==> flow/design.v <==
module AHBDCD(
  input wire [31:0] HADDR,
  output wire HSEL_S0,
  output wire HSEL_S1,
  output wire HSEL_S2,
  output wire HSEL_S3,
  output wire HSEL_S4,
  output wire HSEL_S5,
  output wire HSEL_S6,
  output wire HSEL_S7,
  output wire HSEL_S8,
  output wire HSEL_S9,
  output wire HSEL_NOMAP,
  output reg [3:0] MUX_SEL
    );
reg [15:0] dec;
assign HSEL_S0 = dec[0];    
assign HSEL_S1 = dec[1];    
assign HSEL_S2 = dec[2];    
assign HSEL_S3 = dec[3];    
assign HSEL_S4 = dec[4];    
assign HSEL_S5 = dec[5];    
assign HSEL_S6 = dec[6];    
assign HSEL_S7 = dec[7];    
assign HSEL_S8 = dec[8];    
assign HSEL_S9 = dec[9];    
assign HSEL_NOMAP = dec[15];  
always@*
begin
  case(HADDR[31:24])
    8'h00: 						 
      begin
        dec = 16'b0000_0000_00000001;
        MUX_SEL = 4'b0000;
      end
    8'h50: 						 
      begin
        dec = 16'b0000_0000_0000_0010;
        MUX_SEL = 4'b0001;
      end
    8'h51: 						 
      begin
        dec =16'b0000_0000_0000_0100;
        MUX_SEL = 4'b0010;
      end   
    8'h52:  					 
      begin
        dec = 16'b0000_0000_0000_1000;
        MUX_SEL = 4'b0011;
      end
    8'h53: 						 
      begin
        dec = 16'b0000_0000_0001_0000;
        MUX_SEL = 4'b0100;
      end
    8'h54:						 
      begin
        dec = 16'b0000_0000_0010_0000;
        MUX_SEL = 4'b0101;
      end
    8'h55:						 
      begin
        dec = 16'b0000_0000_0100_0000;
        MUX_SEL = 4'b0110;
      end
    8'h56:						 
      begin
        dec = 16'b0000_0000_1000_0000;
        MUX_SEL = 4'b0111;
      end
    8'h57: 						 
      begin
        dec = 16'b0000_0001_0000_0000;
        MUX_SEL = 4'b1000;
      end
    8'h58:						 
      begin
        dec = 16'b0000_0010_0000_0000;
        MUX_SEL = 4'b1001;
      end
    default:  
      begin
        dec = 16'b1000_0000_00000000;
        MUX_SEL = 4'b1111;
      end
  endcase
end
endmodule
module AHBMUX(
  input wire HCLK,
  input wire HRESETn,
  input wire [3:0] MUX_SEL,
  input wire [31:0] HRDATA_S0,		
  input wire [31:0] HRDATA_S1,
  input wire [31:0] HRDATA_S2,
  input wire [31:0] HRDATA_S3,
  input wire [31:0] HRDATA_S4,
  input wire [31:0] HRDATA_S5,
  input wire [31:0] HRDATA_S6,
  input wire [31:0] HRDATA_S7,
  input wire [31:0] HRDATA_S8,
  input wire [31:0] HRDATA_S9,
  input wire [31:0] HRDATA_NOMAP,
  input wire HREADYOUT_S0,
  input wire HREADYOUT_S1,
  input wire HREADYOUT_S2,
  input wire HREADYOUT_S3,
  input wire HREADYOUT_S4,
  input wire HREADYOUT_S5,
  input wire HREADYOUT_S6,
  input wire HREADYOUT_S7,
  input wire HREADYOUT_S8,
  input wire HREADYOUT_S9,
  input wire HREADYOUT_NOMAP,
  output reg HREADY,
  output reg [31:0] HRDATA
);
  reg [3:0] APHASE_MUX_SEL;			 
  always@ (posedge HCLK or negedge HRESETn)
  begin
    if(!HRESETn)
      APHASE_MUX_SEL <= 4'h0;
    else if(HREADY)						 
      APHASE_MUX_SEL <= MUX_SEL;
  end
  always@*
  begin
    case(APHASE_MUX_SEL)
      4'b0000: begin						 
        HRDATA = HRDATA_S0;
        HREADY = HREADYOUT_S0;
      end
      4'b0001: begin
        HRDATA = HRDATA_S1;
        HREADY = HREADYOUT_S1;
      end
      4'b0010: begin
        HRDATA = HRDATA_S2;
        HREADY = HREADYOUT_S2;
      end
      4'b0011: begin
        HRDATA = HRDATA_S3;
        HREADY = HREADYOUT_S3;
      end
      4'b0100: begin
        HRDATA = HRDATA_S4;
        HREADY = HREADYOUT_S4;
      end
      4'b0101: begin
        HRDATA = HRDATA_S5;
        HREADY = HREADYOUT_S5;
      end
      4'b0110: begin
        HRDATA = HRDATA_S6;
        HREADY = HREADYOUT_S6;
      end
      4'b0111: begin
        HRDATA = HRDATA_S7;
        HREADY = HREADYOUT_S7;
      end
      4'b1000: begin
        HRDATA = HRDATA_S8;
        HREADY = HREADYOUT_S8;
      end
      4'b1001: begin
        HRDATA = HRDATA_S9;
        HREADY = HREADYOUT_S9;
      end
      default: begin            
        HRDATA = HRDATA_NOMAP;
        HREADY = HREADYOUT_NOMAP;
      end
    endcase
  end
endmodule
module BAUDGEN
(
  input wire clk,
  input wire resetn,
  input wire write_enable,
  input wire [15:0] divisor,
  output wire baudtick
);
reg [21:0] count_reg;
wire [21:0] count_next;
reg [15:0] count_div;
always @ (posedge clk, negedge resetn)
  begin
    if(!resetn) begin
      count_reg <= 0;
      count_div <= 16'd162;
    end 
    else if (write_enable) begin
      count_div <= (divisor == 16'd326) ? {16'd326} :
                   (divisor == 16'd162) ? {16'd162} :
                   (divisor == 16'd81) ?  {16'd81} :
                   (divisor == 16'd54) ?  {16'd54} :
                   (divisor == 16'd27) ?  {16'd27} :
                                          {16'd162} ;
      count_reg  <= 0;
    end                                         
    else
      count_reg <= count_next;
end
assign count_next = ((count_reg == count_div) ? 0 : count_reg + 1'b1);
assign baudtick = ((count_reg == count_div) ? 1'b1 : 1'b0);
endmodule
module FIFO #(parameter DWIDTH=8, AWIDTH=1)
(
  input wire clk,
  input wire resetn,
  input wire rd,
  input wire wr,
  input wire [DWIDTH-1:0] w_data,
  output wire empty,
  output wire full,
  output wire [DWIDTH-1:0] r_data
);
  reg [DWIDTH-1:0] array_reg [2**AWIDTH-1:0];
  reg [AWIDTH-1:0] w_ptr_reg;
  reg [AWIDTH-1:0] w_ptr_next;
  reg [AWIDTH-1:0] w_ptr_succ;
  reg [AWIDTH-1:0] r_ptr_reg;
  reg [AWIDTH-1:0] r_ptr_next;
  reg [AWIDTH-1:0] r_ptr_succ;
  reg full_reg;
  reg empty_reg;
  reg full_next;
  reg empty_next;
  wire w_en;
  always @ (posedge clk)
    if(w_en)
    begin
      array_reg[w_ptr_reg] <= w_data;
    end
  assign r_data = array_reg[r_ptr_reg];   
  assign w_en = wr & ~full_reg;           
  always @ (posedge clk, negedge resetn)
  begin
    if(!resetn)
      begin
        w_ptr_reg <= 0;
        r_ptr_reg <= 0;
        full_reg <= 1'b0;
        empty_reg <= 1'b1;
      end
    else
      begin
        w_ptr_reg <= w_ptr_next;
        r_ptr_reg <= r_ptr_next;
        full_reg <= full_next;
        empty_reg <= empty_next;
      end
  end
  always @*
  begin
    w_ptr_succ = w_ptr_reg + 1;
    r_ptr_succ = r_ptr_reg + 1;
    w_ptr_next = w_ptr_reg;
    r_ptr_next = r_ptr_reg;
    full_next = full_reg;
    empty_next = empty_reg;
    case({w_en,rd})
      2'b01:
        if(~empty_reg)
          begin
            r_ptr_next = r_ptr_succ;
            full_next = 1'b0;
            if (r_ptr_succ == w_ptr_reg)
              empty_next = 1'b1;
          end
      2'b10:
        if(~full_reg)
          begin
            w_ptr_next = w_ptr_succ;
            empty_next = 1'b0;
            if (w_ptr_succ == r_ptr_reg)
              full_next = 1'b1;
          end
      2'b11:
        begin
          w_ptr_next = w_ptr_succ;
          r_ptr_next = r_ptr_succ;
        end
    endcase
  end
  assign full = full_reg;
  assign empty = empty_reg;
endmodule
module UART_TX(
  input wire clk,
  input wire resetn,
  input wire tx_start,        
  input wire b_tick,           
  input wire [7:0] d_in,       
  input wire parity_en,
  input wire parity_odd,
  output reg tx_done,          
  output wire tx               
  );
  localparam [2:0] idle_st   = 3'b000;
  localparam [2:0] start_st  = 3'b001;
  localparam [2:0] data_st   = 3'b010;
  localparam [2:0] parity_st = 3'b011;
  localparam [2:0] stop_st   = 3'b100;
  reg [2:0] current_state;
  reg [2:0] next_state;
  reg [3:0] b_reg;           
  reg [3:0] b_next;
  reg [2:0] count_reg;       
  reg [2:0] count_next;
  reg [7:0] data_reg;        
  reg [7:0] data_next;
  reg tx_reg;                
  reg tx_next;
  reg parity_reg;
  reg parity_next;
  always @(posedge clk, negedge resetn)
  begin
    if(!resetn)
      begin
        current_state <= idle_st;
        b_reg <= 0;
        count_reg <= 0;
        data_reg <= 0;
        tx_reg <= 1'b1;
        parity_reg <= 1'b0;
      end
    else
      begin
        current_state <= next_state;
        b_reg <= b_next;
        count_reg <= count_next;
        data_reg <= data_next;
        tx_reg <= tx_next;
        parity_reg <= parity_next;
      end
  end
  always @*
  begin
    next_state = current_state;
    tx_done = 1'b0;
    b_next = b_reg;
    count_next = count_reg;
    data_next = data_reg;
    tx_next = tx_reg;
    parity_next = parity_reg;
    case(current_state)
      idle_st:
      begin
        tx_next = 1'b1;
        if(tx_start)
        begin
          next_state = start_st;
          b_next = 0;
          data_next = d_in;
          parity_next = parity_en ? (parity_odd ? ~(^d_in) : ^d_in) : 1'b0;
        end
      end
      start_st:  
      begin
        tx_next = 1'b0;
        if(b_tick)
          if(b_reg==15)
            begin
              next_state = data_st;
              b_next = 0;
              count_next = 0;
            end
          else
            b_next = b_reg + 1;
      end
      data_st:  
      begin
        tx_next = data_reg[0];
        if(b_tick)
          if(b_reg == 15)
            begin
              b_next = 0;
              data_next = data_reg >> 1;
              if(count_reg == 7)     
                next_state = parity_en ? parity_st : stop_st;
              else
                count_next = count_reg + 1;
            end
          else
            b_next = b_reg + 1;
      end
      parity_st:  
      begin
        tx_next = parity_reg;
        if(b_tick)
          if(b_reg == 15)
            begin
              next_state = stop_st;
              b_next = 0;
            end
          else
            b_next = b_reg + 1;
      end
      stop_st:  
      begin
        tx_next = 1'b1;
        if(b_tick)
          if(b_reg == 15)    
            begin
              next_state = idle_st;
              tx_done = 1'b1;
            end
          else
            b_next = b_reg + 1;
      end
    endcase
  end
  assign tx = tx_reg;
endmodule
module UART_RX(
  input wire clk,
  input wire resetn,
  input wire b_tick,         
  input wire rx,             
  input wire parity_en,
  input wire parity_odd,
  output reg parity_err,
  output reg rx_done,        
  output wire [7:0] dout     
  );
  localparam [2:0] idle_st   = 3'b000;
  localparam [2:0] start_st  = 3'b001;
  localparam [2:0] data_st   = 3'b010;
  localparam [2:0] parity_st = 3'b011;
  localparam [2:0] stop_st   = 3'b100;
  reg [2:0] current_state;
  reg [2:0] next_state;
  reg [3:0] b_reg;  
  reg [3:0] b_next;
  reg [2:0] count_reg;  
  reg [2:0] count_next;
  reg [7:0] data_reg;  
  reg [7:0] data_next;
  reg parity_err_next;
  always @ (posedge clk, negedge resetn)
  begin
    if(!resetn)
      begin
        current_state <= idle_st;
        b_reg <= 0;
        count_reg <= 0;
        data_reg <=0;
        parity_err <= 1'b0;
      end
    else
      begin
        current_state <= next_state;
        b_reg <= b_next;
        count_reg <= count_next;
        data_reg <= data_next;
        parity_err <= parity_err_next;
      end
  end
  always @*
  begin
    next_state = current_state;
    b_next = b_reg;
    count_next = count_reg;
    data_next = data_reg;
    rx_done = 1'b0;
    parity_err_next = parity_err;
    case(current_state)
      idle_st:
        if(~rx)
          begin
            next_state = start_st;
            b_next = 0;
          end
      start_st:
        if(b_tick)
          if(b_reg == 7)
            begin
              next_state = data_st;
              b_next = 0;
              count_next = 0;
            end
          else
            b_next = b_reg + 1'b1;
      data_st:
        if(b_tick)
          if(b_reg == 15)
            begin
              b_next = 0;
              data_next = {rx, data_reg [7:1]};
              if(count_next == 7)  
                next_state = parity_en ? parity_st : stop_st;
              else
                count_next = count_reg + 1'b1;
            end
          else
            b_next = b_reg + 1;
      parity_st:
        if (b_tick)
          if (b_reg == 15)
            begin
              b_next = 0;
              if (parity_odd)
              begin
                if (rx == ^data_reg)  
                  parity_err_next = 1'b1;
                else
                  parity_err_next = 1'b0;
              end 
              else
              begin
                if (rx == ^data_reg)
                  parity_err_next = 1'b0;
                else
                  parity_err_next = 1'b1;
              end
              next_state = stop_st;
            end 
          else 
            b_next = b_reg + 1;
      stop_st:
        if(b_tick)
          if(b_reg == 15)  
            begin
              next_state = idle_st;
              rx_done = 1'b1;
            end
          else
           b_next = b_reg + 1;
    endcase
  end
  assign dout = data_reg;
endmodule
module AHBUART(
  input wire         HCLK,
  input wire         HRESETn,
  input wire  [31:0] HADDR,
  input wire  [1:0]  HTRANS,
  input wire  [31:0] HWDATA,
  input wire         HWRITE,
  input wire         HREADY,
  output wire        HREADYOUT,
  output wire [31:0] HRDATA,
  input wire         HSEL,
  input wire         RsRx,   
  output wire        RsTx,   
  output wire uart_irq   
);
  localparam DATA_ADDR = 8'h00;
  localparam BAUD_ADDR = 8'h04;
  localparam PARITY_ADDR = 8'h08;
  localparam STATUS_ADDR = 8'h0C;
  wire [7:0] uart_wdata;  
  wire [7:0] uart_rdata;
  wire uart_wr;
  wire uart_rd;
  wire [7:0] tx_data;
  wire [7:0] rx_data;
  wire [7:0] status;
  wire tx_full;
  wire tx_empty;
  wire rx_full;
  wire rx_empty;
  wire tx_done;
  wire rx_done;
  wire b_tick;
  reg [1:0] last_HTRANS;
  reg [31:0] last_HADDR;
  reg last_HWRITE;
  reg last_HSEL;
  reg [15:0] BAUD_DIVISOR;
  reg w_baudgen;
  reg [7:0] PARITY_REGISTER;
  wire uart_parity_err;
  always@ (posedge HCLK)
  begin
    if(HREADY)
    begin
      last_HTRANS <= HTRANS;
      last_HWRITE <= HWRITE;
      last_HSEL <= HSEL;
      last_HADDR <= HADDR;
    end
  end
  assign HREADYOUT = ~tx_full;
  assign uart_wr = last_HTRANS[1] & last_HWRITE & last_HSEL & (last_HADDR[7:0]==8'h00);
  assign uart_rd = last_HTRANS[1] & ~last_HWRITE & last_HSEL & (last_HADDR[7:0]==8'h00);
  always @(posedge HCLK, negedge HRESETn)
  begin
    if(!HRESETn)
      begin
        BAUD_DIVISOR <= 16'd326;  
        PARITY_REGISTER <= 16'd0;
        w_baudgen <= 1'b0;
      end
    else if(last_HTRANS[1] & last_HWRITE & last_HSEL &  last_HADDR[7:0] == BAUD_ADDR & HREADYOUT)
      begin
        BAUD_DIVISOR <= HWDATA[15:0];
        w_baudgen <= 1'b1;
      end
    else if(last_HTRANS[1] & last_HWRITE & last_HSEL &  last_HADDR[7:0] == PARITY_ADDR)
      begin
        PARITY_REGISTER <= HWDATA[15:0];
      end
    else
      begin
        w_baudgen <= 1'b0;
      end
  end
  assign uart_wdata = HWDATA[7:0];
  assign HRDATA = (last_HADDR[7:0] == DATA_ADDR) ? {24'h000000, uart_rdata} :
                  (last_HADDR[7:0] == BAUD_ADDR) ? {16'h0000, BAUD_DIVISOR} :
                  (last_HADDR[7:0] == PARITY_ADDR) ? {16'h0000, PARITY_REGISTER} :
                  (last_HADDR[7:0] == STATUS_ADDR) ? {24'h000000, status} :
                  32'h00000000;
  assign status = {5'b00000, tx_full, rx_empty, uart_parity_err};  
  assign uart_irq = ~rx_empty; 
  BAUDGEN uBAUDGEN(
    .clk(HCLK),
    .resetn(HRESETn),
    .write_enable(w_baudgen),
    .divisor(BAUD_DIVISOR),
    .baudtick(b_tick)
  );
  FIFO  
   #(.DWIDTH(8), .AWIDTH(4))
	uFIFO_TX 
  (
    .clk(HCLK),
    .resetn(HRESETn),
    .rd(tx_done),
    .wr(uart_wr),
    .w_data(uart_wdata[7:0]),
    .empty(tx_empty),
    .full(tx_full),
    .r_data(tx_data[7:0])
  );
  FIFO 
   #(.DWIDTH(8), .AWIDTH(4))
	uFIFO_RX(
    .clk(HCLK),
    .resetn(HRESETn),
    .rd(uart_rd),
    .wr(rx_done),
    .w_data(rx_data[7:0]),
    .empty(rx_empty),
    .full(rx_full),
    .r_data(uart_rdata[7:0])
  );
  UART_RX uUART_RX(
    .clk(HCLK),
    .resetn(HRESETn),
    .b_tick(b_tick),
    .rx(RsRx),
    .parity_en(PARITY_REGISTER[1]),
    .parity_odd(PARITY_REGISTER[0]),
    .parity_err(uart_parity_err),
    .rx_done(rx_done),
    .dout(rx_data[7:0])
  );
  UART_TX uUART_TX(
    .clk(HCLK),
    .resetn(HRESETn),
    .tx_start(!tx_empty),
    .b_tick(b_tick),
    .d_in(tx_data[7:0]),
    .parity_en(PARITY_REGISTER[1]),
    .parity_odd(PARITY_REGISTER[0]),
    .tx_done(tx_done),
    .tx(RsTx)
  );
endmodule
module prescaler(
  input wire inclk,
  input wire resetn,
  output wire outclk
    );
reg [3:0] counter;
always @(posedge inclk, negedge resetn)
  if (!resetn)
    counter <= 4'b0000;
  else
    counter <= counter + 1'b1;
assign outclk = counter == 4'b1111;
endmodule
module AHBTIMER(
	input wire HCLK,
	input wire HRESETn,
  input wire [31:0] HADDR,
  input wire [31:0] HWDATA,
  input wire [1:0] HTRANS,
  input wire HWRITE,
  input wire HSEL,
  input wire HREADY,
  input wire capture_event,
  output wire [31:0] HRDATA,
	output wire HREADYOUT,
	output wire PWM_OUT,
  output reg timer_irq
);
  localparam [7:0] LDADDR = 8'h00;    
  localparam [7:0] VALADDR = 8'h04;   
  localparam [7:0] CTLADDR = 8'h08;   
  localparam [7:0] CLRADDR = 8'h0C;   
  localparam [7:0] CMPADDR = 8'h10;
  localparam [7:0] CAPTADDR = 8'h14; 
  localparam [2:0] FREE_RUN = 3'b000;
  localparam [2:0] PERIODIC = 3'b001;
  localparam [2:0] COMPARE  = 3'b010;
  localparam [2:0] PWM      = 3'b011;
  localparam [2:0] CAPTURE  = 3'b100;
  localparam st_idle = 1'b0;
  localparam st_count = 1'b1;
  reg current_state;
  reg next_state;
  reg [31:0] value_next;
  reg timer_irq_next;
  reg t_out_next;
  reg [31:0] cap_val_next;
  reg last_HWRITE;
  reg [31:0] last_HADDR;
  reg last_HSEL;
  reg [1:0] last_HTRANS;
  reg [4:0] control;
  reg [31:0] load;
  reg clear;
  reg [31:0] value;
  reg [31:0] cmp_val;
  reg [31:0] cap_val;
  reg t_out;
  wire enable;
  wire [2:0] mode;
  wire clk16;        
  wire timerclk;
  prescaler uprescaler16(
    .inclk(HCLK),
    .resetn(HRESETn),
    .outclk(clk16)
  );
  assign HREADYOUT = 1'b1;  
  always @(posedge HCLK)
    if(HREADY)
      begin
        last_HWRITE <= HWRITE;
        last_HSEL <= HSEL;
        last_HADDR <= HADDR;
        last_HTRANS <= HTRANS;
      end
  assign timerclk = ((control[4]) ? clk16 : 1'b1);   
  assign enable = control[0];
  assign mode = (control[3:1] == FREE_RUN) ? FREE_RUN :
                (control[3:1] == PERIODIC) ? PERIODIC :
                (control[3:1] == COMPARE)  ? COMPARE  :
                (control[3:1] == PWM)      ? PWM      :
                (control[3:1] == CAPTURE)  ? CAPTURE  :
                FREE_RUN;
  always @(posedge HCLK, negedge HRESETn)
    if(!HRESETn)
      control <= 5'b00000;
    else if(last_HWRITE & last_HSEL & last_HTRANS[1])
      if(last_HADDR[7:0] == CTLADDR)
        control <= HWDATA[4:0];
  always @(posedge HCLK, negedge HRESETn)
    if(!HRESETn)
      load <= 32'h0000_0000;
    else if(last_HWRITE & last_HSEL & last_HTRANS[1])
      if(last_HADDR[7:0] == LDADDR)
        load <= HWDATA;
  always @(posedge HCLK, negedge HRESETn)
    if(!HRESETn)
      cmp_val <= 32'h0000_0000;
    else if(last_HWRITE & last_HSEL & last_HTRANS[1])
      if(last_HADDR[7:0] == CMPADDR)
        cmp_val <= HWDATA;
  always @(posedge HCLK, negedge HRESETn)
    if(!HRESETn)
      clear <= 1'b0;
    else if(last_HWRITE & last_HSEL & last_HTRANS[1])
      if(last_HADDR[7:0] == CLRADDR)
        clear <= HWDATA[0];
  always @(posedge HCLK, negedge HRESETn)
    if(!HRESETn)
      timer_irq <= 1'b0;
    else
      timer_irq <= timer_irq_next;
  always @(posedge HCLK, negedge HRESETn)
    if(!HRESETn)
      begin
        current_state <= st_idle;
        value <= 32'h0000_0000;
        t_out <= 1'b1;
        cap_val <= 32'h0000_0000;
      end
    else
      begin
        value <= value_next;
        current_state <= next_state;
        t_out <= t_out_next;
        cap_val <= cap_val_next;
      end
  always @*
  begin
    next_state = current_state;
    value_next = value;
    t_out_next = t_out;
    cap_val_next = cap_val;
    timer_irq_next = (clear) ? 0 : timer_irq;
    case(current_state)
      st_idle:
        if(enable && timerclk)
            begin
              value_next = load;
              next_state = st_count;
              t_out_next = 1'b1;
            end
      st_count:
        if(enable && timerclk)
        begin
          case(mode)
            FREE_RUN: begin
                        if (value == 32'h0000_0000)
                          begin
                            timer_irq_next = 1;
                          end
                        value_next = value - 1;
                      end
            PERIODIC: begin
                        if (value == 32'h0000_0000)
                          begin
                            timer_irq_next = 1;
                            value_next = load;
                          end
                        else
                          value_next = value - 1;
                      end
            COMPARE: begin
                        if (value == cmp_val)
                          begin
                            timer_irq_next = 1;
                            value_next = load;
                          end
                        else
                          value_next = value - 1;
                      end
            PWM: begin
                   if (value == cmp_val)
                     begin
                       timer_irq_next = 1;
                       t_out_next = 1'b0;
                       value_next = value - 1;
                     end
                    else if (value == 32'h0000_0000)
                      begin
                        timer_irq_next = 1;
                        t_out_next = 1'b1;
                        value_next = load;
                      end
                   else
                     value_next = value - 1;
                 end
            CAPTURE: begin
                 if(capture_event)
                   begin
                     cap_val_next = value;
                     timer_irq_next = 1;
                   end
                   value_next = value - 1;
                end
            default: begin
                       value_next = value - 1;
                     end
          endcase
        end
    endcase
  end
  assign HRDATA = (last_HADDR[7:0] == LDADDR) ? load :
                  (last_HADDR[7:0] == VALADDR) ? value :
                  (last_HADDR[7:0] == CTLADDR) ? control :
                  (last_HADDR[7:0] == CMPADDR) ? cmp_val :
                  (last_HADDR[7:0] == CAPTADDR) ? cap_val :
                   32'h0000_0000;
  assign PWM_OUT = t_out;
endmodule
module AHBGPIO(
  input wire HCLK,
  input wire HRESETn,
  input wire [31:0] HADDR,
  input wire [1:0] HTRANS,
  input wire [31:0] HWDATA,
  input wire HWRITE,
  input wire HSEL,
  input wire HREADY,
  input wire [15:0] GPIOIN,
  output wire HREADYOUT,
  output wire [31:0] HRDATA,
  output wire [15:0] GPIOOUT,
  output wire gpio_irq   
  );
  localparam [7:0] gpio_data_addr = 8'h00;
  localparam [7:0] gpio_dir_addr  = 8'h04;
  localparam [7:0] gpio_mask_addr = 8'h08;
  reg [15:0] gpio_dataout;
  reg [15:0] gpio_datain;
  reg [15:0] gpio_dir;
  reg [15:0] gpio_data_next;
  reg [15:0] gpio_mask;
  reg [31:0] last_HADDR;
  reg [1:0] last_HTRANS;
  reg last_HWRITE;
  reg last_HSEL;
  integer i;
  assign HREADYOUT = 1'b1;
  always @(posedge HCLK)
  begin
    if(HREADY)
    begin
      last_HADDR <= HADDR;
      last_HTRANS <= HTRANS;
      last_HWRITE <= HWRITE;
      last_HSEL <= HSEL;
    end
  end
  always @(posedge HCLK, negedge HRESETn)
  begin
    if(!HRESETn)
    begin
      gpio_mask <= 16'h0000;
    end
    else if ((last_HADDR[7:0] == gpio_mask_addr) & last_HSEL & last_HWRITE & last_HTRANS[1])
      gpio_mask <= HWDATA[15:0];
  end
  always @(posedge HCLK, negedge HRESETn)
  begin
    if(!HRESETn)
    begin
      gpio_dir <= 16'h0000;
    end
    else if ((last_HADDR[7:0] == gpio_dir_addr) & last_HSEL & last_HWRITE & last_HTRANS[1])
      gpio_dir <= HWDATA[15:0];
  end
  always @(posedge HCLK, negedge HRESETn)
  begin
    if(!HRESETn)
    begin
      gpio_dataout <= 16'h0000;
    end
    else if ((last_HADDR[7:0] == gpio_data_addr) & last_HSEL & last_HWRITE & last_HTRANS[1])
      gpio_dataout <= ((gpio_dataout & ~(gpio_mask & gpio_dir)) | (HWDATA[15:0] & (gpio_mask & gpio_dir)));
  end
  always @(posedge HCLK, negedge HRESETn)
  begin
    if (!HRESETn)
      gpio_datain <= 16'h0000;
    else begin
      for(i=0; i<16; i=i+1)
      begin
        if(gpio_dir[i] == 1'b1)
          gpio_datain[i] <= gpio_dataout[i];
        else
          gpio_datain[i] <= GPIOIN[i];
      end
    end
  end  
  reg [15:0] prev_GPIOIN;
  reg        gpio_irq_reg;
  always @(posedge HCLK, negedge HRESETn)
  begin
    if (!HRESETn) begin
      prev_GPIOIN  <= 16'h0000;
      gpio_irq_reg <= 1'b0;
    end
    else begin
      if ((GPIOIN & ~gpio_dir) != (prev_GPIOIN & ~gpio_dir))
        gpio_irq_reg <= 1'b1;
      else
        gpio_irq_reg <= 1'b0;
      prev_GPIOIN <= GPIOIN;
    end
  end
  assign gpio_irq = gpio_irq_reg;
  assign HRDATA[31:16] = 16'h0000;
  assign HRDATA[15:0] = gpio_datain;  
  assign GPIOOUT = gpio_dataout;
endmodule
module AHB7SEGDEC(
  input wire HCLK,
  input wire HRESETn,
  input wire [31:0] HADDR,
  input wire [31:0] HWDATA,
  input wire [1:0] HTRANS,
  input wire HWRITE,
  input wire HSEL,
  input wire HREADY,
  output [31:0] HRDATA,
  output HREADYOUT,
  output [6:0] seg,
  output [3:0] an,
  output dp
  );
  localparam [7:0] DIGIT1_ADDR = 4'h0;
  localparam [7:0] DIGIT2_ADDR = 4'h4;
  localparam [7:0] DIGIT3_ADDR = 4'h8;
  localparam [7:0] DIGIT4_ADDR = 4'hC;
  localparam [7:0] DISP_ADDR = 8'h10;
  reg last_HWRITE;
  reg [31:0] last_HADDR;
  reg last_HSEL;
  reg [1:0] last_HTRANS;
  reg [7:0] DIGIT1;
  reg [7:0] DIGIT2;
  reg [7:0] DIGIT3; 
  reg [7:0] DIGIT4;
  reg DISP;
  assign HREADYOUT = 1'b1;  
  always @(posedge HCLK)
    if(HREADY)
      begin
        last_HWRITE <= HWRITE;
        last_HSEL <= HSEL;
        last_HADDR <= HADDR;
        last_HTRANS <= HTRANS;
      end
  always @(posedge HCLK, negedge HRESETn)
  begin
    if(!HRESETn)
	 begin
      DIGIT1 <= 7'b0_0101;
		DIGIT2 <= 7'b0_1110;
		DIGIT3 <= 7'b0_0000;
		DIGIT4 <= 7'b0_0001;
        DISP <= 1'b0;
	 end
    else if(last_HWRITE & last_HSEL & last_HTRANS[1])
	 begin
		if(last_HADDR[7:0] == DIGIT1_ADDR)
        	DIGIT1 <= HWDATA[7:0];
		else if(last_HADDR[7:0] == DIGIT2_ADDR)
			DIGIT2 <= HWDATA[7:0];
		else if(last_HADDR[7:0] == DIGIT3_ADDR)
			DIGIT3 <= HWDATA[7:0];
		else if(last_HADDR[7:0] == DIGIT4_ADDR)
			DIGIT4 <= HWDATA[7:0];
    else if(last_HADDR[7:0] == DISP_ADDR)
			DISP <= HWDATA[7:0];
	  end
	end
  assign HRDATA = (last_HADDR[7:0] == DIGIT1_ADDR) ? {24'h000_0000,DIGIT1} :
                  (last_HADDR[7:0] == DIGIT2_ADDR) ? {24'h000_0000,DIGIT2} :
                  (last_HADDR[7:0] == DIGIT3_ADDR) ? {24'h000_0000,DIGIT3} :
                  (last_HADDR[7:0] == DIGIT4_ADDR) ? {24'h000_0000,DIGIT4} :
                  (last_HADDR[7:0] == DISP_ADDR)   ? {31'h000_0000,DISP}   :
                   32'h0000_0000;
  reg [31:0] counter;
  reg [3:0] ring;
  wire [7:0] code;
  wire [6:0] seg_out;
  assign seg = ~seg_out;
  assign an = ~ring;
  always @(posedge HCLK or negedge HRESETn)
  begin
	if(!HRESETn)
		counter <= 32'h0000_0000;
	else
		counter <= counter + 1'b1;
  end
  always @(posedge HCLK or negedge HRESETn)
  begin
	if(!HRESETn)
		ring <= 4'b0001;
	else if (counter[15:0] == 16'h7FFF)
		ring <= {ring[2:0],ring[3]};
  end
  assign code =
	(ring == 4'b0001) ? DIGIT1[7:0] :
	(ring == 4'b0010) ? DIGIT2[7:0] :
	(ring == 4'b0100) ? DIGIT3[7:0] :
	(ring == 4'b1000) ? DIGIT4[7:0] :
		4'b1110;
	assign dp = ~code[7];
parameter A      = 7'b0000001;
parameter B      = 7'b0000010;
parameter C      = 7'b0000100;
parameter D      = 7'b0001000;
parameter E      = 7'b0010000;
parameter F      = 7'b0100000;
parameter G      = 7'b1000000;
wire [6:0] hex_decoded;
assign hex_decoded =
    (code[6:0] == 7'h0) ? (A|B|C|D|E|F) :
    (code[6:0] == 7'h1) ? (B|C) :
    (code[6:0] == 7'h2) ? (A|B|G|E|D) :
    (code[6:0] == 7'h3) ? (A|B|C|D|G) :
    (code[6:0] == 7'h4) ? (F|B|G|C) :
    (code[6:0] == 7'h5) ? (A|F|G|C|D) : 
    (code[6:0] == 7'h6) ? (A|F|G|C|D|E) :
    (code[6:0] == 7'h7) ? (A|B|C) :
    (code[6:0] == 7'h8) ? (A|B|C|D|E|F|G) :
    (code[6:0] == 7'h9) ? (A|B|C|D|F|G) :
    (code[6:0] == 7'ha) ? (A|F|B|G|E|C) :
    (code[6:0] == 7'hb) ? (F|G|C|D|E) :
    (code[6:0] == 7'hc) ? (A|F|E|D) :
    (code[6:0] == 7'hd) ? (B|C|D|E|G) :
    (code[6:0] == 7'he) ? (A|F|G|E|D) :
    (code[6:0] == 7'hf) ? (A|F|G|E) : 7'b000_0000;
wire [6:0] decimal_decoded;
assign decimal_decoded =
    (code[6:0] == 7'h0) ? (A|B|C|D|E|F) :
    (code[6:0] == 7'h1) ? (B|C) :
    (code[6:0] == 7'h2) ? (A|B|G|E|D) :
    (code[6:0] == 7'h3) ? (A|B|C|D|G) :
    (code[6:0] == 7'h4) ? (F|B|G|C) :
    (code[6:0] == 7'h5) ? (A|F|G|C|D) :
    (code[6:0] == 7'h6) ? (A|F|G|C|D|E) :
    (code[6:0] == 7'h7) ? (A|B|C) :
    (code[6:0] == 7'h8) ? (A|B|C|D|E|F|G) :
    (code[6:0] == 7'h9) ? (A|B|C|D|F|G) :
    7'b000_0000;    
assign seg_out = (DISP) ? decimal_decoded : hex_decoded;
endmodule
module AHBPERIPH(
  input  wire        HCLK,
  input  wire        HRESETn,
  input  wire [31:0] HADDR,
  input  wire [1:0]  HTRANS,
  input  wire        HWRITE,
  input  wire [31:0] HWDATA,
  output wire [31:0] HRDATA,
  output wire        HREADY,
  input  wire        RsRx,
  output wire        RsTx,
  input  wire        capture_event,
  output wire        PWM_OUT,
  input  wire [15:0] GPIOIN,
  output wire [15:0] GPIOOUT,
  output wire [6:0]  seg,
  output wire        dp,
  output wire [3:0]  an,
  output wire        uart_irq,
  output wire        timer_irq,
  output wire        gpio_irq
);
  wire [3:0]  mux_sel;
  wire        hsel_uart, hsel_timer, hsel_gpio, hsel_7seg;
  wire [31:0] hrdata_uart, hrdata_timer, hrdata_gpio, hrdata_7seg;
  wire        hready_uart, hready_timer, hready_gpio, hready_7seg;
  AHBDCD uAHBDCD (
    .HADDR(HADDR),
    .HSEL_S0(),
    .HSEL_S1(),
    .HSEL_S2(hsel_uart),
    .HSEL_S3(hsel_timer),
    .HSEL_S4(hsel_gpio),
    .HSEL_S5(hsel_7seg),
    .HSEL_S6(),
    .HSEL_S7(),
    .HSEL_S8(),
    .HSEL_S9(),
    .HSEL_NOMAP(),
    .MUX_SEL(mux_sel)
  );
  AHBMUX uAHBMUX (
    .HCLK(HCLK),
    .HRESETn(HRESETn),
    .MUX_SEL(mux_sel),
    .HRDATA_S0(32'h0000_0000),
    .HRDATA_S1(32'h0000_0000),
    .HRDATA_S2(hrdata_uart),
    .HRDATA_S3(hrdata_timer),
    .HRDATA_S4(hrdata_gpio),
    .HRDATA_S5(hrdata_7seg),
    .HRDATA_S6(32'h0000_0000),
    .HRDATA_S7(32'h0000_0000),
    .HRDATA_S8(32'h0000_0000),
    .HRDATA_S9(32'h0000_0000),
    .HRDATA_NOMAP(32'hDEADBEEF),
    .HREADYOUT_S0(1'b1),
    .HREADYOUT_S1(1'b1),
    .HREADYOUT_S2(hready_uart),
    .HREADYOUT_S3(hready_timer),
    .HREADYOUT_S4(hready_gpio),
    .HREADYOUT_S5(hready_7seg),
    .HREADYOUT_S6(1'b1),
    .HREADYOUT_S7(1'b1),
    .HREADYOUT_S8(1'b1),
    .HREADYOUT_S9(1'b1),
    .HREADYOUT_NOMAP(1'b1),
    .HRDATA(HRDATA),
    .HREADY(HREADY)
  );
  AHBUART uAHBUART (
    .HCLK(HCLK),
    .HRESETn(HRESETn),
    .HADDR(HADDR),
    .HTRANS(HTRANS),
    .HWDATA(HWDATA),
    .HWRITE(HWRITE),
    .HREADY(HREADY),
    .HREADYOUT(hready_uart),
    .HRDATA(hrdata_uart),
    .HSEL(hsel_uart),
    .RsRx(RsRx),
    .RsTx(RsTx),
    .uart_irq(uart_irq)
  );
  AHB7SEGDEC uAHB7SEGDEC (
    .HCLK(HCLK),
    .HRESETn(HRESETn),
    .HADDR(HADDR),
    .HTRANS(HTRANS),
    .HWDATA(HWDATA),
    .HWRITE(HWRITE),
    .HREADY(HREADY),
    .HREADYOUT(hready_7seg),
    .HRDATA(hrdata_7seg),
    .HSEL(hsel_7seg),
    .seg(seg),
    .an(an),
    .dp(dp)
  );
  AHBTIMER uAHBTIMER (
    .HCLK(HCLK),
    .HRESETn(HRESETn),
    .HADDR(HADDR),
    .HTRANS(HTRANS),
    .HWDATA(HWDATA),
    .HWRITE(HWRITE),
    .HREADY(HREADY),
    .HREADYOUT(hready_timer),
    .HRDATA(hrdata_timer),
    .PWM_OUT(PWM_OUT),
    .HSEL(hsel_timer),
    .capture_event(capture_event),
    .timer_irq(timer_irq)
  );
  AHBGPIO uAHBGPIO (
    .HCLK(HCLK),
    .HRESETn(HRESETn),
    .HADDR(HADDR),
    .HWRITE(HWRITE),
    .HWDATA(HWDATA),
    .HTRANS(HTRANS),
    .HSEL(hsel_gpio),
    .HREADY(HREADY),
    .GPIOIN(GPIOIN),
    .HREADYOUT(hready_gpio),
    .HRDATA(hrdata_gpio),
    .GPIOOUT(GPIOOUT),
    .gpio_irq(gpio_irq)
  );
endmodule
Subject: tool reports on AHBPERIPH

Hi,

== Tool chain data of AHBPERIPH ==
Module AHBPERIPH before and after one edit of its RTL, step after step.
"before" refers to lines of the RTL above, "after" to lines of the edited file.
"change": "after" minus "before" as printed here. "rel. change": 100 x difference / "before".
Operators: Yosys type, input widths -> output width; for muxes data width and select width s.
Library cell names are shortened.
The mark - stands for no value.

* Design top: AHBPERIPH
* Clock: HCLK
* Library: sky130hd
* Timing corner: tt_025C_1v80

== Edit of the RTL ==
Unified diff, file above to edited file.
A script made this edit. It changes what the design does and was not meant as an optimisation.

<pre>
@@ -1057,5 +1057,7 @@
   wire [6:0] seg_out;
   assign seg = ~seg_out;
-  assign an = ~ring;
+  reg [3:0] an_d1;
+  always @(posedge HCLK) an_d1 <= ~ring;
+  assign an = an_d1;
   always @(posedge HCLK or negedge HRESETn)
   begin
</pre>

== Word level ==
Yosys after proc, flatten, opt, wreduce and memory -nomap, before mapping. Memory bits, and registers merged into a memory's read port (data or address), are not among the register bits. Print and check cells are not counted.
Yosys's memory passes give these memory sizes; they may raise the number of words (mostly to a power of two), join words into wider ones and drop unused or constant bits.

{| class="wikitable"
|+ Storage and ports
! what !! before !! after !! change !! rel. change (%)
|-
| flip-flop bits (word level) || 432 || 436 || +4 || +0.93
|-
| memories || 2 || 2 || 0 || 0.00
|-
| RAM bits || 256 || 256 || 0 || 0.00
|-
| output and inout bits || 66 || 66 || 0 || 0.00
|}

{| class="wikitable"
|+ Cells by class
! what !! before !! after !! change !! rel. change (%)
|-
| muxes and demuxes || 202 || 202 || 0 || 0.00
|-
| bitwise gates (word level) || 47 || 47 || 0 || 0.00
|-
| add/subtract/negate cells || 13 || 13 || 0 || 0.00
|-
| reduce/logical cells || 60 || 60 || 0 || 0.00
|-
| equality and inequality tests || 121 || 121 || 0 || 0.00
|}

{| class="wikitable"
|+ Memories
! what !! before !! after
|-
| words x width with read and write ports || uAHBUART.uFIFO_RX.array_reg 16x8 r1 w1; uAHBUART.uFIFO_TX.array_reg 16x8 r1 w1 || uAHBUART.uFIFO_RX.array_reg 16x8 r1 w1; uAHBUART.uFIFO_TX.array_reg 16x8 r1 w1
|}

{| class="wikitable"
|+ Operators with widths
! kind !! before !! after !! change !! rel. change (%)
|-
| $mux 1 || 60 || 60 || 0 || 0.00
|-
| $mux 3 || 35 || 35 || 0 || 0.00
|-
| $mux 7 || 27 || 27 || 0 || 0.00
|-
| $and 1x1->1 || 24 || 24 || 0 || 0.00
|-
| $ne 2x2->1 const B || 24 || 24 || 0 || 0.00
|-
| $mux 32 || 21 || 21 || 0 || 0.00
|-
| $mux 4 || 18 || 18 || 0 || 0.00
|-
| $reduce_and 2->1 || 16 || 16 || 0 || 0.00
|-
| $mux 8 || 13 || 13 || 0 || 0.00
|-
| $not 1->1 || 13 || 13 || 0 || 0.00
|-
| $ne 2x1->1 const B || 12 || 12 || 0 || 0.00
|-
| $eq 8x7->1 const B || 9 || 9 || 0 || 0.00
|-
| $reduce_bool 2->1 || 9 || 9 || 0 || 0.00
|-
| $add 4x1->4 const B || 8 || 8 || 0 || 0.00
|-
| $eq 3x2->1 const B || 8 || 8 || 0 || 0.00
|-
| $eq 7x4->1 const B || 8 || 8 || 0 || 0.00
|-
| $pmux 1 s2 || 7 || 7 || 0 || 0.00
|-
| $eq 3x3->1 const B || 6 || 6 || 0 || 0.00
|-
| $eq 4x3->1 const B || 6 || 6 || 0 || 0.00
|-
| $eq 4x4->1 const B || 6 || 6 || 0 || 0.00
|-
| $and 16x16->16 || 5 || 5 || 0 || 0.00
|-
| $eq 2x2->1 const B || 4 || 4 || 0 || 0.00
|-
| $eq 3x1->1 const B || 4 || 4 || 0 || 0.00
|-
| $eq 4x4->1 || 4 || 4 || 0 || 0.00
|-
| $eq 7x3->1 const B || 4 || 4 || 0 || 0.00
|-
| $logic_not 3->1 || 4 || 4 || 0 || 0.00
|-
| $pmux 4 s2 || 4 || 4 || 0 || 0.00
|-
| $reduce_and 4->1 || 4 || 4 || 0 || 0.00
|}

Not every row of either side is listed.

== Depth ==
Depth = most cells in a row (Yosys ltp): at word level without a register or memory, in the mapped netlist without a sequential cell, where the memories' decode and read muxes count.

{| class="wikitable"
|+ Logic depth
! what !! before !! after !! change !! rel. change (%)
|-
| depth in word-level cells || 24 || 24 || 0 || 0.00
|-
| ABC_AREA || 0 || 0 || - || -
|-
| gate-level depth with buffers || 11 || 10 || -1 || -9.09
|}

== Netlist ==
Source: synth_stat.txt of the flow (Yosys; design flattened, memories mapped). It holds for the ABC_AREA given above (unset counts as 0); a run with the other value may have another netlist.

{| class="wikitable"
|+ Mapped netlist
! what !! before !! after !! change !! rel. change (%)
|-
| flip-flop cells || 675 || 679 || +4 || +0.59
|-
| buffers || 133 || 144 || +11 || +8.27
|-
| mapped area (um^2) || 30412.9 || 30699.4 || +286.5 || +0.94
|-
| mapped cells || 2299 || 2321 || +22 || +0.96
|}

{| class="wikitable"
|+ Cell types
! type !! before !! after !! change !! rel. change (%)
|-
| o211ai_1 || 7 || 53 || +46 || +657.14
|-
| o21ai_0 || 116 || 81 || -35 || -30.17
|-
| mux2i_1 || 33 || 5 || -28 || -84.85
|-
| a22oi_1 || 52 || 26 || -26 || -50.00
|-
| nand2_1 || 149 || 173 || +24 || +16.11
|-
| mux4_2 || 76 || 58 || -18 || -23.68
|-
| inv_1 || 58 || 41 || -17 || -29.31
|-
| mux4_1 || 0 || 17 || +17 || -
|-
| a221oi_1 || 23 || 38 || +15 || +65.22
|-
| nand3_1 || 59 || 71 || +12 || +20.34
|-
| o2bb2ai_1 || 12 || 0 || -12 || -100.00
|-
| and2_1 || 8 || 20 || +12 || +150.00
|-
| clkbuf_1 || 100 || 109 || +9 || +9.00
|-
| nand4_1 || 31 || 22 || -9 || -29.03
|-
| a21boi_0 || 9 || 0 || -9 || -100.00
|-
| nor3_1 || 53 || 45 || -8 || -15.09
|-
| a21o_1 || 11 || 3 || -8 || -72.73
|-
| nor2_1 || 125 || 132 || +7 || +5.60
|}

Not every row of either side is listed.
The figures by module come from a second, unflattened synthesis with its own total; it is not the netlist above.

{| class="wikitable"
|+ Unflattened totals
! what !! before !! after !! change !! rel. change (%)
|-
| cell total of the unflattened synthesis || 2983 || 3001 || +18 || +0.60
|-
| area total of the unflattened synthesis (um^2) || 36092.1 || 36258.5 || +166.4 || +0.46
|}

Rows give one instance, submodules left out.

{| class="wikitable"
|+ Modules, before
! module !! cells !! area (um^2) !! instances
|-
| FIFO || 308 || 5634.2 || 2
|-
| AHBTIMER || 749 || 7978.9 || 1
|-
| AHBGPIO || 230 || 3656.0 || 1
|-
| AHBMUX || 519 || 3557.2 || 1
|-
| AHB7SEGDEC || 293 || 3394.5 || 1
|-
| AHBUART || 135 || 1825.5 || 1
|-
| BAUDGEN || 176 || 1686.6 || 1
|-
| UART_TX || 113 || 1208.7 || 1
|-
| UART_RX || 101 || 1097.3 || 1
|-
| AHBDCD || 39 || 265.3 || 1
|-
| prescaler || 10 || 146.4 || 1
|-
| AHBPERIPH || 2 || 7.5 || 1
|}

{| class="wikitable"
|+ Modules, after
! module !! cells !! area (um^2) !! instances
|-
| FIFO || 308 || 5634.2 || 2
|-
| AHBTIMER || 749 || 7978.9 || 1
|-
| AHBGPIO || 230 || 3656.0 || 1
|-
| AHB7SEGDEC || 311 || 3560.9 || 1
|-
| AHBMUX || 519 || 3557.2 || 1
|-
| AHBUART || 135 || 1825.5 || 1
|-
| BAUDGEN || 176 || 1686.6 || 1
|-
| UART_TX || 113 || 1208.7 || 1
|-
| UART_RX || 101 || 1097.3 || 1
|-
| AHBDCD || 39 || 265.3 || 1
|-
| prescaler || 10 || 146.4 || 1
|-
| AHBPERIPH || 2 || 7.5 || 1
|}

== Path before layout ==
OpenSTA on the mapped netlist: ideal clock, no wires. The path of least setup slack (recovery checks aside). Input and output delay are each 20% of the period. Register names are those of the netlist, which keeps one name where synthesis merged equal registers.

{| class="wikitable"
|+ Path after synthesis
! what !! before !! after !! change !! rel. change (%)
|-
| path type || flip-flop to output port || flip-flop to output port || - || -
|-
| start point || register (no name shown) || register uAHBUART.uFIFO_RX.r_ptr_reg[0] || - || -
|-
| end point || output port HRDATA[3] || output port HRDATA[5] || - || -
|-
| slack (ns) || 5.554 || 5.523 || -0.031 || -
|-
| data arrival time (ns) || 2.446 || 2.477 || +0.031 || +1.27
|-
| data required time (ns) || 8.000 || 8.000 || 0.000 || 0.00
|-
| buffers on the path || 2 || 3 || +1 || +50.00
|-
| stages || 8 || 8 || 0 || 0.00
|-
| clock period (ns) || 10.0 || 10.0 || 0.0 || 0.00
|-
| delay of the path (ns) || 2.446 || 2.477 || +0.031 || +1.27
|-
| synthesis period reached (ns) || 4.446 || 4.477 || +0.031 || +0.70
|}

"delay of the path" is the arrival time less input delay plus setup time.
A path that ends at an output port has no setup time.
"stages" counts driving pins, that of a launching flip-flop among them; a cell with two outputs on the path counts twice.
"synthesis period reached" = period - worst setup slack (recovery checks aside). The figure is calculated, with input and output delays left at 20% of the set period.
The rows between start and end are the longest chain of elaborated cells between them; the timing report does not say that the signal goes this way. Where chains are equally long, one stands for them.
Each line given opens the expression or statement behind the cell; cells for indexed reads and writes are added by Yosys, which also makes memories of some case tables.
A memory read counts as a cell of the chain, while the word-level depth stops at memories.

On the way, after synthesis, before:
* Path through: edfxtp_1 nor4_1 nand3_1 nor2_1 clkbuf_1 clkbuf_1 a21oi_1 o31ai_1
* Length of the longest elaborated chain: 7
* Elaborated cells between the ends (all ways): 19
* Classes of those cells: eq/ne (5); mux (13); reduce/logical (1)

{| class="wikitable"
|+ Ends and longest elaborated chain, after synthesis, before
! what !! RTL line !! source
|-
| $eq 8x5->1 || 881 || <nowiki>(last_HADDR[7:0] == CAPTADDR) ? cap_val :</nowiki>
|-
| $mux 32 || 881 ||
|-
| $mux 32 || 880 || <nowiki>(last_HADDR[7:0] == CMPADDR) ? cmp_val :</nowiki>
|-
| $mux 32 || 879 || <nowiki>(last_HADDR[7:0] == CTLADDR) ? control :</nowiki>
|-
| $mux 32 || 878 || <nowiki>(last_HADDR[7:0] == VALADDR) ? value :</nowiki>
|-
| $mux 32 || 877 || <nowiki>assign HRDATA = (last_HADDR[7:0] == LDADDR) ? load :</nowiki>
|-
| $pmux 32 s5 || 128 || <nowiki>case(APHASE_MUX_SEL)</nowiki>
|-
| end: declaration || 1128 || <nowiki>output wire [31:0] HRDATA,</nowiki>
|}

On the way, after synthesis, after:
* Path through: dfrtp_1 buf_2 buf_2 buf_2 mux4_2 mux4_2 o21ai_0 o211ai_1
* Length of the longest elaborated chain: 3
* Elaborated cells between the ends (all ways): 3
* Classes of those cells: mux (2); memory (1)

{| class="wikitable"
|+ Ends and longest elaborated chain, after synthesis, after
! what !! RTL line !! source
|-
| start: declaration || 223 || <nowiki>reg [AWIDTH-1:0] r_ptr_reg;</nowiki>
|-
| start: assignment || 243 || <nowiki>r_ptr_reg <= 0;</nowiki>
|-
| start: assignment || 250 || <nowiki>r_ptr_reg <= r_ptr_next;</nowiki>
|-
| $mem_v2 16x8 || 219 || <nowiki>reg [DWIDTH-1:0] array_reg [2**AWIDTH-1:0];</nowiki>
|-
| $mux 32 || 612 || <nowiki>assign HRDATA = (last_HADDR[7:0] == DATA_ADDR) ? {24'h000000, uart_rdata} :</nowiki>
|-
| $pmux 32 s5 || 128 || <nowiki>case(APHASE_MUX_SEL)</nowiki>
|-
| end: declaration || 1130 || <nowiki>output wire [31:0] HRDATA,</nowiki>
|}

== Worst path after layout ==
Path of least setup slack in the final report of the runs of set A (OpenROAD, finished layout, wires in). Where an end is a register, its clock arrival counts in the times.

{| class="wikitable"
|+ Path after layout
! what !! before !! after !! change !! rel. change (%)
|-
| path type || flip-flop to output port || flip-flop to output port || - || -
|-
| start point || register (no name shown) || register (no name shown) || - || -
|-
| end point || output port HRDATA[2] || output port HRDATA[1] || - || -
|-
| clock period (ns) || 10.0 || 10.0 || 0.0 || 0.00
|-
| data required time (ns) || 8.00 || 8.00 || 0.00 || 0.00
|-
| buffers on the path || 1 || 2 || +1 || +100.00
|-
| data arrival time (ns) || 5.19 || 4.58 || -0.61 || -11.75
|-
| slack (ns) || 2.81 || 3.42 || +0.61 || -
|-
| stages || 10 || 10 || 0 || 0.00
|}

The rows between start and end are the longest chain of elaborated cells between them; the timing report does not say that the signal goes this way. Where chains are equally long, one stands for them.

On the way, after layout, before:
* Path through: edfxtp_1 nor4_1 nand2_1 nand2_1 a221o_1 a21oi_1 o22ai_1 a211oi_1 o21ai_0 clkdlybuf4s50_1
* Length of the longest elaborated chain: 7
* Elaborated cells between the ends (all ways): 20
* Classes of those cells: eq/ne (5); mux (14); reduce/logical (1)

{| class="wikitable"
|+ Ends and longest elaborated chain, after layout, before
! what !! RTL line !! source
|-
| $eq 8x5->1 || 881 || <nowiki>(last_HADDR[7:0] == CAPTADDR) ? cap_val :</nowiki>
|-
| $mux 32 || 881 ||
|-
| $mux 32 || 880 || <nowiki>(last_HADDR[7:0] == CMPADDR) ? cmp_val :</nowiki>
|-
| $mux 32 || 879 || <nowiki>(last_HADDR[7:0] == CTLADDR) ? control :</nowiki>
|-
| $mux 32 || 878 || <nowiki>(last_HADDR[7:0] == VALADDR) ? value :</nowiki>
|-
| $mux 32 || 877 || <nowiki>assign HRDATA = (last_HADDR[7:0] == LDADDR) ? load :</nowiki>
|-
| $pmux 32 s5 || 128 || <nowiki>case(APHASE_MUX_SEL)</nowiki>
|-
| end: declaration || 1128 || <nowiki>output wire [31:0] HRDATA,</nowiki>
|}

On the way, after layout, after:
* Path through: edfxtp_1 nor4_1 buf_4 nand3_1 nand2_1 a221oi_1 a21oi_1 a2111oi_0 o21ai_0 clkdlybuf4s50_1
* Length of the longest elaborated chain: 7
* Elaborated cells between the ends (all ways): 20
* Classes of those cells: eq/ne (5); mux (14); reduce/logical (1)

{| class="wikitable"
|+ Ends and longest elaborated chain, after layout, after
! what !! RTL line !! source
|-
| $eq 8x5->1 || 881 || <nowiki>(last_HADDR[7:0] == CAPTADDR) ? cap_val :</nowiki>
|-
| $mux 32 || 881 ||
|-
| $mux 32 || 880 || <nowiki>(last_HADDR[7:0] == CMPADDR) ? cmp_val :</nowiki>
|-
| $mux 32 || 879 || <nowiki>(last_HADDR[7:0] == CTLADDR) ? control :</nowiki>
|-
| $mux 32 || 878 || <nowiki>(last_HADDR[7:0] == VALADDR) ? value :</nowiki>
|-
| $mux 32 || 877 || <nowiki>assign HRDATA = (last_HADDR[7:0] == LDADDR) ? load :</nowiki>
|-
| $pmux 32 s5 || 128 || <nowiki>case(APHASE_MUX_SEL)</nowiki>
|-
| end: declaration || 1130 || <nowiki>output wire [31:0] HRDATA,</nowiki>
|}

== Layout results ==
Runs of the flow (Yosys, OpenROAD) on both versions; the two runs of a pair have the same settings. The constraints put input and output delay at 20% of the set period each and load the outputs with 0.01 pF.

Settings, set A:
* CORE_UTILIZATION: 40
* PLACE_DENSITY: 0.6
* period_ns: 10.0
* CAP_MARGIN: 20
* CORE_MARGIN: 2
* SLEW_MARGIN: 20

{| class="wikitable"
|+ Results, set A
! what !! before !! after !! change !! rel. change (%)
|-
| standard-cell area after routing (um^2) || 35275.1 || 35590.4 || +315.3 || +0.89
|-
| cell area after synthesis (um^2) || 30412.9 || 30699.4 || +286.5 || +0.94
|-
| area of the die (um^2) || 78254.5 || 78980.7 || +726.2 || +0.93
|-
| total power of the final layout (uW) || 6303 || 6250 || -53 || -0.84
|-
| worst-case hold slack (ns) || 0.447 || 0.445 || -0.002 || -
|-
| worst slack on setup checks (ns) || 2.814 || 3.419 || +0.605 || -
|-
| period achieved (ns) || 7.186 || 6.581 || -0.605 || -8.42
|-
| summed negative setup slack (ns) || 0.000 || 0.000 || 0.000 || -
|-
| post-route utilization (%) || 46.7 || 46.9 || +0.2 || -
|}

Settings, set B:
* CORE_ASPECT_RATIO: 1.86
* CORE_MARGIN: 6
* CORE_UTILIZATION: 32
* CTS_CLUSTER_DIAMETER: 303
* CTS_CLUSTER_SIZE: 99
* HOLD_SLACK_MARGIN: 0.17
* MAX_ROUTING_LAYER: met4
* PLACE_DENSITY_LB_ADDON: 0.15
* SETUP_SLACK_MARGIN: 1.02
* SLEW_MARGIN: 20
* TNS_END_PERCENT: 35
* period_ns: 5.43
* CAP_MARGIN: 20

{| class="wikitable"
|+ Results, set B
! what !! before !! after !! change !! rel. change (%)
|-
| standard-cell area after routing (um^2) || 34366.7 || 34337.9 || -28.8 || -0.08
|-
| cell area after synthesis (um^2) || 30412.9 || 30699.4 || +286.5 || +0.94
|-
| area of the die (um^2) || 102941.0 || 103874.0 || +933.0 || +0.91
|-
| total power of the final layout (uW) || 8456 || 8206 || -250 || -2.96
|-
| worst slack on setup checks (ns) || 1.014 || 0.975 || -0.039 || -
|-
| period achieved (ns) || 4.416 || 4.455 || +0.039 || +0.88
|-
| summed negative setup slack (ns) || 0.000 || 0.000 || 0.000 || -
|-
| post-route utilization (%) || 36.6 || 36.2 || -0.4 || -
|}

"period achieved" means the clock period less the worst setup slack. The figure is calculated, with input and output delays left at 20% of the set period.
"total power of the final layout" rests on the timing tool's default activity at the inputs, not on a simulated workload.

Regards
